==> flow/design.v <==
`timescale 1ns / 1ps
module mat_mul #
	(
        parameter integer DIM_LOG = 2,     
        parameter integer DIM = 2**DIM_LOG,
        parameter integer SIZE = DIM*DIM,
        parameter integer SIZE_LOG = 2*DIM_LOG,
        parameter integer DATA_WIDTH = 32
    )
    (
		input wire  s00_axi_aclk,
		input wire  s00_axi_aresetn,
		output wire  s00_axis_tready,
		input wire [DATA_WIDTH-1 : 0] s00_axis_tdata,
		input wire  s00_axis_tlast,
        input wire  s00_axis_tvalid,
		output wire  m00_axis_tvalid,
        output wire [DATA_WIDTH-1 : 0] m00_axis_tdata,
        output wire [(DATA_WIDTH/8)-1 : 0] m00_axis_tstrb,
        output wire  m00_axis_tlast,
        input wire  m00_axis_tready,
        input wire sel,
        input wire start
    );
	reg busy;               
	reg item_done;          
	reg matrix_done;        
	reg start_transfer;     
	reg transfer;           
	reg last_transfer;      
	reg mac_enable;         
    reg [DATA_WIDTH-1 : 0] mem_A [0 : SIZE-1];  
    reg [DATA_WIDTH-1 : 0] mem_B [0 : SIZE-1];  
    reg [DATA_WIDTH-1 : 0] mem_R [0 : SIZE-1];  
    reg [DATA_WIDTH-1 : 0] mat_A;    
    reg [DATA_WIDTH-1 : 0] mat_B;    
    reg [DATA_WIDTH-1 : 0] mat_R;    
    reg [SIZE_LOG-1 : 0] addr_stream_in;     
    reg [SIZE_LOG-1 : 0] addr_stream_out;    
    wire [SIZE_LOG-1 : 0] addr_A;    
    wire [SIZE_LOG-1 : 0] addr_B;    
    reg [SIZE_LOG-1 : 0] addr_R;     
    reg [DIM_LOG-1 : 0] row_cnt;     
    reg [DIM_LOG-1 : 0] col_cnt;     
    reg [DIM_LOG-1 : 0] tmp_cnt;     
    wire [DATA_WIDTH-1 : 0] mad;     
    reg [DATA_WIDTH-1 : 0] mac;      
    assign s00_axis_tready = !busy && !transfer && !start_transfer;  
    always @ (posedge s00_axi_aclk) begin
        if (!s00_axi_aresetn || s00_axis_tlast)
            addr_stream_in <= 0;
        else if (s00_axis_tready && s00_axis_tvalid)  
            addr_stream_in <= addr_stream_in + 1 ;  
    end
    always @ (posedge s00_axi_aclk) begin 
        if (!busy && !transfer && !start_transfer && s00_axis_tready && s00_axis_tvalid && !sel)  
            mem_A [addr_stream_in] <= s00_axis_tdata;
        if (busy)  
            mat_A <= mem_A [addr_A];
    end
    always @ (posedge s00_axi_aclk) begin
        if (!busy && !transfer && !start_transfer && s00_axis_tready && s00_axis_tvalid && sel)  
            mem_B [addr_stream_in] <= s00_axis_tdata;
        if (busy)  
            mat_B <= mem_B [addr_B];
    end
    assign m00_axis_tstrb = 4'hf;    
    assign m00_axis_tdata = mat_R;        
    assign m00_axis_tlast = last_transfer;        
    assign m00_axis_tvalid = transfer;       
    wire load_R = start_transfer || (transfer && m00_axis_tready && !last_transfer);
    always @ (posedge s00_axi_aclk) begin
        if (!s00_axi_aresetn || busy )  
            addr_stream_out <= 0;
        else if (load_R)  
            addr_stream_out <= addr_stream_out + 1 ;  
    end
    always @ (posedge s00_axi_aclk) begin
        if (!s00_axi_aresetn)
            start_transfer <= 0;
        else
            start_transfer <= matrix_done ;  
    end
    always @ (posedge s00_axi_aclk) begin
        if (!s00_axi_aresetn || (last_transfer && m00_axis_tready) )  
            transfer <= 0;
        else if (start_transfer)  
            transfer <= 1;
    end
    always @ (posedge s00_axi_aclk) begin
        if (!s00_axi_aresetn)
            last_transfer <= 0;
        else if (load_R)
            last_transfer <= (addr_stream_out == SIZE - 1) ;
        else if (transfer && m00_axis_tready)
            last_transfer <= 0;  
    end
    always @ (posedge s00_axi_aclk) begin
        if (item_done)  
            mem_R [addr_R] <= mad;  
        if (load_R)  
            mat_R <= mem_R [addr_stream_out];
    end
    always @ (posedge s00_axi_aclk) begin
        if (!s00_axi_aresetn || matrix_done )  
            busy <= 0;
        else if (start)  
            busy <= 1'b1;
    end
    always @ (posedge s00_axi_aclk) begin
        if (!s00_axi_aresetn)
            item_done <= 0;
        else
            item_done <= (tmp_cnt == DIM - 1) ;  
    end
    always @ (posedge s00_axi_aclk) begin
        if (!s00_axi_aresetn)
            matrix_done <= 0;
        else
            matrix_done <= (col_cnt == DIM-1) && (row_cnt == DIM-1) && (tmp_cnt == DIM-1) ;  
    end
    always @ (posedge s00_axi_aclk) begin
        if (!s00_axi_aresetn || (tmp_cnt == DIM ) || start )  
            tmp_cnt <= 0;
        else if (busy)  
            tmp_cnt <= tmp_cnt + 1;
    end
    always @ (posedge s00_axi_aclk) begin
        if (!s00_axi_aresetn || col_cnt==DIM && tmp_cnt==DIM || start )  
            col_cnt <= 0;
        else if (tmp_cnt==DIM -1 && col_cnt<DIM)  
            col_cnt <= col_cnt + 1;
    end
    always @ (posedge s00_axi_aclk) begin
        if (!s00_axi_aresetn || row_cnt==DIM && col_cnt==DIM && tmp_cnt==DIM || start )  
            row_cnt <= 0;
        else if (tmp_cnt==DIM -1 && col_cnt==DIM-1 && row_cnt<DIM)  
            row_cnt <= row_cnt + 1;
    end
    assign addr_A = row_cnt * DIM + tmp_cnt ;  
    assign addr_B = tmp_cnt * DIM + col_cnt ;  
    always @ (posedge s00_axi_aclk) begin
        if (!s00_axi_aresetn || start)
            addr_R <= 0;
        else if (item_done)  
            addr_R <= addr_R + 1;  
    end
    assign mad = mat_A * mat_B + mac;
    always @ (posedge s00_axi_aclk) begin
       if (!s00_axi_aresetn || item_done || start )  
           mac <= 0;
       else if (mac_enable)
           mac <= mad ;  
    end
    always @ (posedge s00_axi_aclk) begin
       if (!s00_axi_aresetn)
           mac_enable <= 0;
       else
           mac_enable <= busy ;  
    end
endmodule
* Reports on mat_mul
Tool output for the design above, in the order of the flow.
Line numbers count from 1 in the design file above.
Operators carry their Yosys type and port widths (W data, S select, Z words).
Library cell names are shortened.
A cell with - has no value.
- Top module :: mat_mul
- Clock port :: s00_axi_aclk
- Standard-cell library :: sky130hd
- Library corner :: tt_025C_1v80

* After elaboration
Source: Yosys, flattened and elaborated, memories not mapped. Widths are those after wreduce. Registers that Yosys merges into a memory's read port (data or address) are not register bits. Print and check cells do not count. Equal cells are merged and count once.
Yosys's memory passes give these memory sizes; they may raise the number of words (mostly to a power of two), join words into wider ones and drop unused or constant bits.
- Bits in registers :: 57
- Latch bits :: 0
- Memory bits (writable) :: 1536
- Memory bits (read-only) :: 0
- Word width x clocked read ports :: 96
- Memories kept :: 3
- Output and inout bits :: 39
- Add/sub/neg operators :: 9
- $mul :: 1
- Divide/modulo/power cells :: 0
- Magnitude comparators :: 2
- Equality and inequality tests :: 4
- Shifts and indexed selects :: 0
- Muxes and demuxes :: 11
- Bitwise logic cells :: 0
- Reductions and logical operators :: 28
** Memory list
- mem_A :: depth 16, width 32, rd ports 1, write ports 1, RTL line 32 : reg [DATA_WIDTH-1 : 0] mem_A [0 : SIZE-1];
- mem_B :: depth 16, width 32, rd ports 1, write ports 1, RTL line 33 : reg [DATA_WIDTH-1 : 0] mem_B [0 : SIZE-1];
- mem_R :: depth 16, width 32, rd ports 1, write ports 1, RTL line 34 : reg [DATA_WIDTH-1 : 0] mem_R [0 : SIZE-1];
** Operator list (number)
- $mul A32 B32 Y32 :: 1
- $mux W32 :: 3
- $add A32 B32 Y32 :: 1
- $logic_and A1 B1 Y1 :: 13
- $add A4 B1 Y4 const B :: 3
- $mux W4 :: 3
- $logic_or A1 B1 Y1 :: 8
- $add A4 B2 Y4 :: 2
- $logic_not A1 Y1 :: 6
- $add A2 B1 Y2 const B :: 3
- $eq A2 B2 Y1 const B :: 3
- $lt A2 B3 Y1 const B :: 2
- $mux W1 :: 5
- $eq A4 B4 Y1 const B :: 1
- $reduce_bool A2 Y1 :: 1

* Longest topological paths
Depth = most cells in a row (Yosys ltp): at word level without a register or memory, in the mapped netlist without a sequential cell, where the memories' decode and read muxes count.
- Word-level depth :: 6
- ABC_AREA :: 0
- Mapped depth :: 30

* Synthesis result
The flow's flattened synthesis, as Yosys stat reports it; memories are mapped. The netlist is that of the ABC_AREA named above (0 if unset); the other value can give another one.
- Mapped cells :: 4418
- Chip area (Yosys) :: 79650.1 µm²
- Sequential part of the area :: 50148.1 µm²
- Mapped flip-flops :: 1689
- Buffers :: 219
** Cells by type
- edfxtp_1 :: number 1632, area in all 4.9E+04 µm²
- mux4_2 :: number 480, area in all 1.08E+04 µm²
- fa_1 :: number 438, area in all 8768.41 µm²
- and2_1 :: number 310, area in all 1939.36 µm²
- inv_1 :: number 508, area in all 1.91E+03 µm²
- ha_1 :: number 136, area in all 1.7E+03 µm²
- dfxtp_1 :: number 57, area in all 1.14E+03 µm²
- nand2_1 :: number 275, area in all 1032.24 µm²
- xnor2_1 :: number 73, area in all 639.363 µm²
- clkbuf_1 :: number 144, area in all 540.518 µm²
- nor2_1 :: number 91, area in all 341.578 µm²
- mux2i_1 :: number 31, area in all 310.298 µm²
- xor2_1 :: number 27, area in all 236.477 µm²
- buf_1 :: number 42, area in all 157.651 µm²
- a21oi_1 :: number 31, area in all 155.149 µm²
- buf_2 :: number 29, area in all 145.139 µm²
- a21o_1 :: number 13, area in all 97.594 µm²
- o21a_1 :: number 8, area in all 60.058 µm²
Not listed: further types 38, cells in them 93.

* Path before layout
Path of least setup slack by OpenSTA after synthesis, without wires, with an ideal clock, recovery checks aside; 20% of the period is set as input and as output delay. Where synthesis merged equal registers, the netlist keeps one of their names.
- Path type :: reg-to-reg
- Start point :: register mat_B[2]
- End point :: memory mem_R[0][25]
- Period :: 10.0 ns
- Setup time :: 0.297 ns
- Data arrival time :: 7.073 ns
- Data required time :: 9.703 ns
- Path slack :: 2.630 ns
- Delay of the path :: 7.370 ns
- Stages :: 27
- Synthesis period reached :: 7.37 ns
"delay of the path" = arrival - input delay + setup time.
"stages" counts driving pins, that of a launching flip-flop among them; a cell with two outputs on the path counts twice.
"synthesis period reached" is the clock period less the worst setup slack; recovery checks do not enter. This is arithmetic on one report: input and output delays are still those of the set period (20% each).
The rows between start and end are the longest chain of elaborated cells between them; the timing report does not say that the signal goes this way. Where chains are equally long, one stands for them.
A line is the first line of the expression or statement that the cell stems from. Yosys adds cells for indexed reads and writes and turns some case tables into memories.
- Cells stage by stage :: edfxtp_1 > clkbuf_1 > clkbuf_1 > and2_1 > fa_1 > fa_1 > fa_1 > inv_1 > fa_1 > inv_1 > fa_1 > fa_1 > fa_1 > inv_1 > fa_1 > inv_1 > ha_1 > buf_2 > nand4_1 > or2_1 > nor2_1 > a21oi_1 > a21boi_0 > o21a_1 > o21ai_1 > and2b_1 > xnor2_1
- Length of the longest elaborated chain :: 3
- Elaborated cells between the ends (all ways) :: 3
- Source lines of those cells :: 2
** RTL lines, path post-synthesis
- from (decl) :: RTL line 36 : reg [DATA_WIDTH-1 : 0] mat_B;
- $mul A32 B32 Y32 :: RTL line 148 : assign mad = mat_A * mat_B + mac;
- $add A32 B32 Y32 :: RTL line 148
- $mux W32 :: RTL line 99 : if (item_done)
- to (decl) :: RTL line 34 : reg [DATA_WIDTH-1 : 0] mem_R [0 : SIZE-1];

* Path in the finished layout
From the final timing report of run A: the path of least setup slack in the routed layout; clock arrival at registers is part of the times.
- Path type :: reg-to-reg
- Start point :: register mat_B[2]
- End point :: register mac[29]
- Period :: 10.0 ns
- Setup time :: 0.06 ns
- Data arrival time :: 8.18 ns
- Data required time :: 10.73 ns
- Path slack :: 2.55 ns
- Stages :: 30
The rows between start and end are the longest chain of elaborated cells between them; the timing report does not say that the signal goes this way. Where chains are equally long, one stands for them.
- Cells stage by stage :: edfxtp_1 > buf_6 > buf_12 > and2_4 > fa_1 > inv_1 > fa_1 > inv_1 > fa_1 > inv_2 > fa_1 > inv_2 > fa_1 > inv_2 > fa_1 > fa_2 > fa_1 > inv_2 > ha_4 > a21o_1 > a21oi_2 > nand2b_1 > a21oi_2 > a21oi_4 > buf_4 > o41ai_4 > xnor2_2 > buf_6 > mux2i_1 > nor2_1
- Length of the longest elaborated chain :: 2
- Elaborated cells between the ends (all ways) :: 2
- Source lines of those cells :: 1
** RTL lines, path post-layout
- from (decl) :: RTL line 36 : reg [DATA_WIDTH-1 : 0] mat_B;
- $mul A32 B32 Y32 :: RTL line 148 : assign mad = mat_A * mat_B + mac;
- $add A32 B32 Y32 :: RTL line 148
- to (assign) :: RTL line 151 : mac <= 0;
- to (assign) :: RTL line 153 : mac <= mad ;
- to (decl) :: RTL line 47 : reg [DATA_WIDTH-1 : 0] mac;

## Implementation results

3 stored runs of mat_mul in the flow (synthesis by Yosys, layout by OpenROAD, sky130hd cells), in arbitrary order. Constraints: input delay and output delay 20% of the set period each, output load 0.01 pF.
"worst path time" = time allowed to the worst setup path (clock period - input delay - output delay, where it has them) - its slack; a late launch clock adds to it, a late capture clock takes from it.

** Run A
- Settings :: CELL_PAD_IN_SITES_GLOBAL_PLACEMENT=3; CORE_ASPECT_RATIO=1.44; CORE_UTILIZATION=62; GPL_ROUTABILITY_DRIVEN=1; GPL_TIMING_DRIVEN=1; MAX_ROUTING_LAYER=met4; MIN_ROUTING_LAYER=met1; PLACE_DENSITY=0.6; SETUP_SLACK_MARGIN=2.42; SLEW_MARGIN=25; period_ns=10.0; CAP_MARGIN=20; CORE_MARGIN=2
- Mapped cell area after synthesis :: 79650.1 µm²
- Total negative slack :: 0.000 ns
- Area of the die :: 131399.0 µm²
- Worst path time :: 7.45 ns
- Critical path type :: reg-to-reg
- Worst setup slack after layout :: 2.551 ns
- Standard-cell area after layout :: 89159.3 µm²

** Run B
- Settings :: ABC_AREA=0; CORE_MARGIN=2; CORE_UTILIZATION=34; GPL_ROUTABILITY_DRIVEN=1; HOLD_SLACK_MARGIN=0.05; PLACE_DENSITY_LB_ADDON=0.03; SETUP_SLACK_MARGIN=0.07; SLEW_MARGIN=5; period_ns=6.58; CAP_MARGIN=20
- Mapped cell area after synthesis :: 79650.1 µm²
- Total negative slack :: -82.258 ns
- Area of the die :: 238154.0 µm²
- Worst path time :: 7.09 ns
- Critical path type :: reg-to-reg
- Worst setup slack after layout :: -0.508 ns
- Standard-cell area after layout :: 94584.5 µm²

** Run C
- Settings :: ABC_AREA=1; CORE_ASPECT_RATIO=0.78; CORE_UTILIZATION=38; CTS_CLUSTER_SIZE=53; MIN_ROUTING_LAYER=met1; SETUP_SLACK_MARGIN=2.25; TNS_END_PERCENT=35; period_ns=8.12; CAP_MARGIN=20; CORE_MARGIN=2; SLEW_MARGIN=20
- Mapped cell area after synthesis :: 83695.3 µm²
- Total negative slack :: 0.000 ns
- Area of the die :: 224048.0 µm²
- Worst path time :: 7.17 ns
- Critical path type :: reg-to-reg
- Worst setup slack after layout :: 0.952 ns
- Standard-cell area after layout :: 96095.9 µm²
